==> flow/design.v <==
module adc_interface (
    input wire clk,
    input wire rst_n,
    input wire [11:0] adc_data,
    input wire adc_valid,
    output reg [11:0] voltage_fb,
    output reg data_ready
);
    always @(posedge clk or negedge rst_n) begin
        if (!rst_n) begin
            voltage_fb <= 12'd0;
            data_ready <= 1'b0;
        end else begin
            if (adc_valid) begin
                voltage_fb <= adc_data;
                data_ready <= 1'b1;
            end else begin
                data_ready <= 1'b0;
            end
        end
    end
endmodule
module pid_controller #(
    parameter DATA_WIDTH = 12,
    parameter KP = 16'd100,
    parameter KI = 16'd10,
    parameter KD = 16'd5,
    parameter SETPOINT = 12'd2048
)(
    input wire clk,
    input wire rst_n,
    input wire [DATA_WIDTH-1:0] feedback,
    input wire fb_valid,
    output reg [9:0] control_out,
    output reg out_valid
);
    reg signed [DATA_WIDTH:0] error;
    reg signed [DATA_WIDTH:0] prev_error;
    reg signed [31:0] integral;
    reg signed [DATA_WIDTH:0] derivative;
    reg signed [31:0] p_term, i_term, d_term;
    reg signed [31:0] pid_sum;
    always @(posedge clk or negedge rst_n) begin
        if (!rst_n) begin
            error <= 0;
            prev_error <= 0;
            integral <= 0;
            derivative <= 0;
            p_term <= 0;
            i_term <= 0;
            d_term <= 0;
            pid_sum <= 0;
            control_out <= 10'd512;
            out_valid <= 1'b0;
        end else if (fb_valid) begin
            error <= SETPOINT - feedback;
            prev_error <= error;
            if (integral + error > 32'sd100000)
                integral <= 32'sd100000;
            else if (integral + error < -32'sd100000)
                integral <= -32'sd100000;
            else
                integral <= integral + error;
            derivative <= error - prev_error;
            p_term <= ($signed({16'd0, KP}) * error) >>> 8;
            i_term <= ($signed({16'd0, KI}) * integral) >>> 16;
            d_term <= ($signed({16'd0, KD}) * derivative) >>> 8;
            pid_sum <= p_term + i_term + d_term + 32'sd512;
            if (pid_sum > 32'sd1023)
                control_out <= 10'd1023;
            else if (pid_sum < 32'sd0)
                control_out <= 10'd0;
            else
                control_out <= pid_sum[9:0];
            out_valid <= 1'b1;
        end else begin
            out_valid <= 1'b0;
        end
    end
endmodule
module pwm_generator #(
    parameter CLK_FREQ = 100_000_000,
    parameter PWM_FREQ = 100_000,
    parameter PWM_RESOLUTION = 10
)(
    input wire clk,
    input wire rst_n,
    input wire [PWM_RESOLUTION-1:0] duty_cycle,
    output reg pwm_out
);
    localparam COUNTER_MAX = CLK_FREQ / PWM_FREQ;
    reg [$clog2(COUNTER_MAX)-1:0] counter;
    reg [PWM_RESOLUTION-1:0] duty_reg;
    reg [PWM_RESOLUTION-1:0] compare_val;
    always @(posedge clk or negedge rst_n) begin
        if (!rst_n) begin
            counter <= 0;
            duty_reg <= 0;
            compare_val <= 0;
            pwm_out <= 1'b0;
        end else begin
            if (counter < COUNTER_MAX - 1) begin
                counter <= counter + 1;
            end else begin
                counter <= 0;
                duty_reg <= duty_cycle;
            end
            compare_val <= (duty_reg * COUNTER_MAX) >> PWM_RESOLUTION;
            pwm_out <= (counter < compare_val) ? 1'b1 : 1'b0;
        end
    end
endmodule
module buck_converter_top #(
    parameter CLK_FREQ = 100_000_000,
    parameter PWM_FREQ = 100_000,
    parameter V_REF = 12'd2048,
    parameter KP = 16'd100,
    parameter KI = 16'd10,
    parameter KD = 16'd5
)(
    input wire clk,
    input wire rst_n,
    input wire [11:0] adc_data,
    input wire adc_valid,
    output wire pwm_out,
    output wire [11:0] voltage_monitor,
    output wire [9:0] duty_cycle_monitor
);
    wire [11:0] voltage_fb;
    wire adc_ready;
    wire [9:0] duty_cycle;
    wire pid_valid;
    adc_interface adc_if (
        .clk(clk),
        .rst_n(rst_n),
        .adc_data(adc_data),
        .adc_valid(adc_valid),
        .voltage_fb(voltage_fb),
        .data_ready(adc_ready)
    );
    pid_controller #(
        .DATA_WIDTH(12),
        .KP(KP),
        .KI(KI),
        .KD(KD),
        .SETPOINT(V_REF)
    ) pid_ctrl (
        .clk(clk),
        .rst_n(rst_n),
        .feedback(voltage_fb),
        .fb_valid(adc_ready),
        .control_out(duty_cycle),
        .out_valid(pid_valid)
    );
    pwm_generator #(
        .CLK_FREQ(CLK_FREQ),
        .PWM_FREQ(PWM_FREQ),
        .PWM_RESOLUTION(10)
    ) pwm_gen (
        .clk(clk),
        .rst_n(rst_n),
        .duty_cycle(duty_cycle),
        .pwm_out(pwm_out)
    );
    assign voltage_monitor = voltage_fb;
    assign duty_cycle_monitor = duty_cycle;
endmodule
### Reports on buck_converter_top

Tool output for the design above, in the order of the flow.
Lines are those of the file above, counted from 1.
Library cell names are shortened.
The mark n/a stands for no value.

* design top: buck_converter_top
* clock port: clk
* standard-cell library: sky130hd
* timing corner: tt_025C_1v80

### Elaborated design

Counts by Yosys on the flattened word-level netlist (proc, flatten, opt, wreduce; memories kept). Register bits leave out memories and registers merged into their read ports (data or address); mux counts leave out enables and synchronous resets folded into registers. Print and check cells are left out. Cells with the same type and inputs are merged into one.

* multipliers: 4
* magnitude comparators: 6
* multiplexer cells: 7
* add/sub/neg operators: 7
* shifts and indexed selects: 0
* eq/ne operators: 0
* reductions and logical operators: 0
* divide/modulo/power cells: 0
* bitwise gates (word level): 0

Operators by type and width (number)
* multiplier 4 x 32 -> 31 bit with constant A: 1
* multiplier 10 x 7 -> 17 bit with constant B: 1
* multiplier 6 x 13 -> 19 bit with constant A: 1
* multiplier 4 x 13 -> 17 bit with constant A: 1
* two-way mux 32 bit: 2
* less-than comparator 32 x 1 -> 1 bit with constant B: 1
* adder 32 x 11 -> 32 bit with constant B: 1
* greater-than comparator 32 x 11 -> 1 bit with constant B: 1
* adder 32 x 13 -> 32 bit: 1
* greater-than comparator 32 x 18 -> 1 bit with constant B: 1
* less-than comparator 32 x 18 -> 1 bit with constant B: 1
* two-way mux 10 bit: 3
* adder 17 x 9 -> 18 bit: 1
* adder 13 x 16 -> 17 bit: 1
* subtractor 12 x 12 -> 13 bit with constant A: 1
* subtractor 13 bit: 1
* adder 10 x 1 -> 10 bit with constant B: 1
* less-than comparator 10 bit: 1
* less-than comparator 10 bit with constant B: 1
* two-way mux 1 bit: 2

* bits in read-only memories: 0
* word width x clocked read ports: 0
* memory bits (writable): 0
* register bits: 195
* memories: 0
* bits in latches: 0

### Longest topological paths

Yosys ltp: most cells in a row. Word level: on the elaborated netlist, between registers, memories and ports. Mapped: between sequential cells and ports; inverters and the memories' decode and read muxes count.

* depth in word-level cells: 4
* ABC_AREA: 0
* gate-level depth with buffers: 18
* gate-level depth less buffers: 18

### Mapped cells and area

Source: synth_stat.txt of the flow (Yosys; design flattened, memories mapped). It holds for the ABC_AREA given above (unset counts as 0); a run with the other value may have another netlist.

Cells by type
* dfrtp_1: number 191, total area 4.78E+03 µm²
* ha_1: number 226, total area 2.83E+03 µm²
* fa_1: number 59, total area 1.18E+03 µm²
* xnor2_1: number 80, total area 700.672 µm²
* mux2_2: number 55, total area 619.344 µm²
* inv_1: number 162, total area 608.083 µm²
* o21ai_0: number 103, total area 515.494 µm²
* nor2_1: number 127, total area 476.707 µm²
* a21oi_1: number 77, total area 385.37 µm²
* nand2_1: number 100, total area 375.36 µm²
* a21o_1: number 37, total area 277.766 µm²
* xor2_1: number 31, total area 271.51 µm²
* o31ai_1: number 22, total area 165.158 µm²
* nand3_1: number 32, total area 160.154 µm²
* clkbuf_1: number 38, total area 142.637 µm²
* nor3_1: number 27, total area 135.13 µm²
* o21a_1: number 18, total area 135.13 µm²
* nor2b_1: number 18, total area 112.608 µm²

Not listed: further types 62, cells in them 242.

* cells in the netlist: 1645
* synthesis area: 15766.4 µm²
* flip-flops: 192

By module: a second synthesis without flattening, with its own total; a netlist apart from the flattened one above.

* cells (unflattened synthesis): 1599
* area total of the unflattened synthesis: 15523.6 µm²

Rows give one instance, submodules left out.

By module
* pid_controller: times used 1, area 12045.3 µm², cells 1277
* pwm_generator: times used 1, area 2969.1 µm², cells 296
* adc_interface: times used 1, area 509.2 µm², cells 26
* buck_converter_top: times used 1, area 0.0 µm², cells 0

### Path before layout

Path of least setup slack by OpenSTA after synthesis, without wires, with an ideal clock, recovery checks aside; 20% of the period is set as input and as output delay. Where synthesis merged equal registers, the netlist keeps one of their names.

* path kind: register to register
* start: register pid_ctrl.error[12]
* end: register pid_ctrl.integral[4]
* path delay: 4.383 ns
* required time: 9.904 ns
* slack: 5.617 ns
* arrival time: 4.287 ns
* stages on the path: 18
* time at the first pin: 0.000 ns
* period: 10.0 ns
* synthesis period reached: 4.383 ns

"path delay" is the arrival time less input delay plus setup time.
"stages on the path": output pins that drive a net of the path, with the launching flip-flop's if there is one; two outputs of one cell count as two.
"synthesis period reached" is the clock period less the worst setup slack; recovery checks do not enter. This is arithmetic on one report: input and output delays are still those of the set period (20% each).
The rows between start and end are the longest chain of elaborated cells between them; the timing report does not say that the signal goes this way. Where chains are equally long, one stands for them.
Each line given opens the expression or statement behind the cell; cells for indexed reads and writes are added by Yosys, which also makes memories of some case tables.
A register here has more assigning lines than the two given.

* cell sequence: dfrtp_1 > ha_1 > buf_4 > and3_4 > and2_4 > a221oi_2 > o22ai_1 > a21o_1 > a221oi_4 > a211o_1 > nand2_1 > a2111oi_0 > nand4_1 > ha_1 > nor2_1 > clkbuf_1 > a32oi_1 > o31ai_1
* length of the longest elaborated chain: 4

RTL lines, path after synthesis
* start, declared: line 37 `reg signed [DATA_WIDTH:0] error;`
* start, assigned: line 45 `error <= 0;`
* start, assigned: line 56 `error <= SETPOINT - feedback;`
* adder 32 x 13 -> 32 bit: line 60 `else if (integral + error < -32'sd100000)`
* less-than comparator 32 x 18 -> 1 bit: line 60
* two-way mux 32 bit: line 60
* two-way mux 32 bit: line 58 `if (integral + error > 32'sd100000)`
* end, assigned: line 61 `integral <= -32'sd100000;`
* end, assigned: line 63 `integral <= integral + error;`
* end, declared: line 39 `reg signed [31:0] integral;`

### Timing after layout

From the final timing report of run 1: the path of least setup slack in the routed layout; clock arrival at registers is part of the times.

* path kind: register to register
* start: register pwm_gen.duty_reg[2]
* end: register pwm_gen.compare_val[9]
* stages on the path: 19
* slack: -1.17 ns
* arrival time: 4.44 ns
* required time: 3.27 ns
* time at the first pin: 0.44 ns
* period: 2.94 ns

The rows between start and end are the longest chain of elaborated cells between them; the timing report does not say that the signal goes this way. Where chains are equally long, one stands for them.

* cell sequence: dfrtp_1 > inv_2 > fa_1 > fa_1 > inv_1 > fa_1 > inv_1 > fa_1 > inv_2 > ha_4 > and2_4 > o21ai_2 > o211a_1 > nor3b_2 > o21a_1 > o21a_1 > o21ai_1 > nand2b_1 > xnor2_1
* length of the longest elaborated chain: 1

RTL lines, path after layout
* start, declared: line 93 `reg [PWM_RESOLUTION-1:0] duty_reg;`
* start, assigned: line 98 `duty_reg <= 0;`
* start, assigned: line 106 `duty_reg <= duty_cycle;`
* multiplier 10 x 7 -> 17 bit: line 108 `compare_val <= (duty_reg * COUNTER_MAX) >> PWM_RESOLUTION;`
* end, assigned: line 99 `compare_val <= 0;`
* end, assigned: line 108
* end, declared: line 94 `reg [PWM_RESOLUTION-1:0] compare_val;`

Ticket comment

Settings and measured results of 2 stored flow runs for module buck_converter_top (sky130hd), not sorted in any way. The constraints put input and output delay at 20% of the set period each and load the outputs with 0.01 pF.
"reached clock period" = clock period - worst setup slack. The figure is calculated, with input and output delays left at 20% of the set period.
"worst path time" means the part of the period allowed to the worst setup path (the constraints hold back 20% at inputs and 20% at outputs) less its slack; where the path has registers, the arrival times of their clocks count too.

### Run 1

Settings: `CELL_PAD_IN_SITES_DETAIL_PLACEMENT=0`, `CELL_PAD_IN_SITES_GLOBAL_PLACEMENT=0`, `CORE_MARGIN=10`, `CORE_UTILIZATION=33`, `CTS_CLUSTER_DIAMETER=56`, `GPL_ROUTABILITY_DRIVEN=1`, `GPL_TIMING_DRIVEN=1`, `MAX_ROUTING_LAYER=met5`, `SETUP_SLACK_MARGIN=0.25`, `SLEW_MARGIN=40`, `period_ns=2.94`, `CAP_MARGIN=20`

- Worst setup slack after layout: -1.173 ns
- Utilization of the finished layout: 46.9 %
- Standard-cell area of the final layout: 22,268.9 µm²
- Cell area after synthesis: 15,766.4 µm²
- Reached clock period: 4.113 ns
- Worst path time: 4.11 ns
- Worst path kind: register to register
- Die area: 56,920.4 µm²
- Sum of negative setup slack: -57.552 ns

### Run 2

Settings: `CAP_MARGIN=30`, `CELL_PAD_IN_SITES_GLOBAL_PLACEMENT=3`, `CORE_ASPECT_RATIO=0.74`, `CORE_UTILIZATION=55`, `GPL_ROUTABILITY_DRIVEN=0`, `GPL_TIMING_DRIVEN=0`, `PLACE_DENSITY_LB_ADDON=0.22`, `SETUP_SLACK_MARGIN=0.69`, `period_ns=4.43`, `CORE_MARGIN=2`, `SLEW_MARGIN=20`

No results, placement failed with FLW-0024.
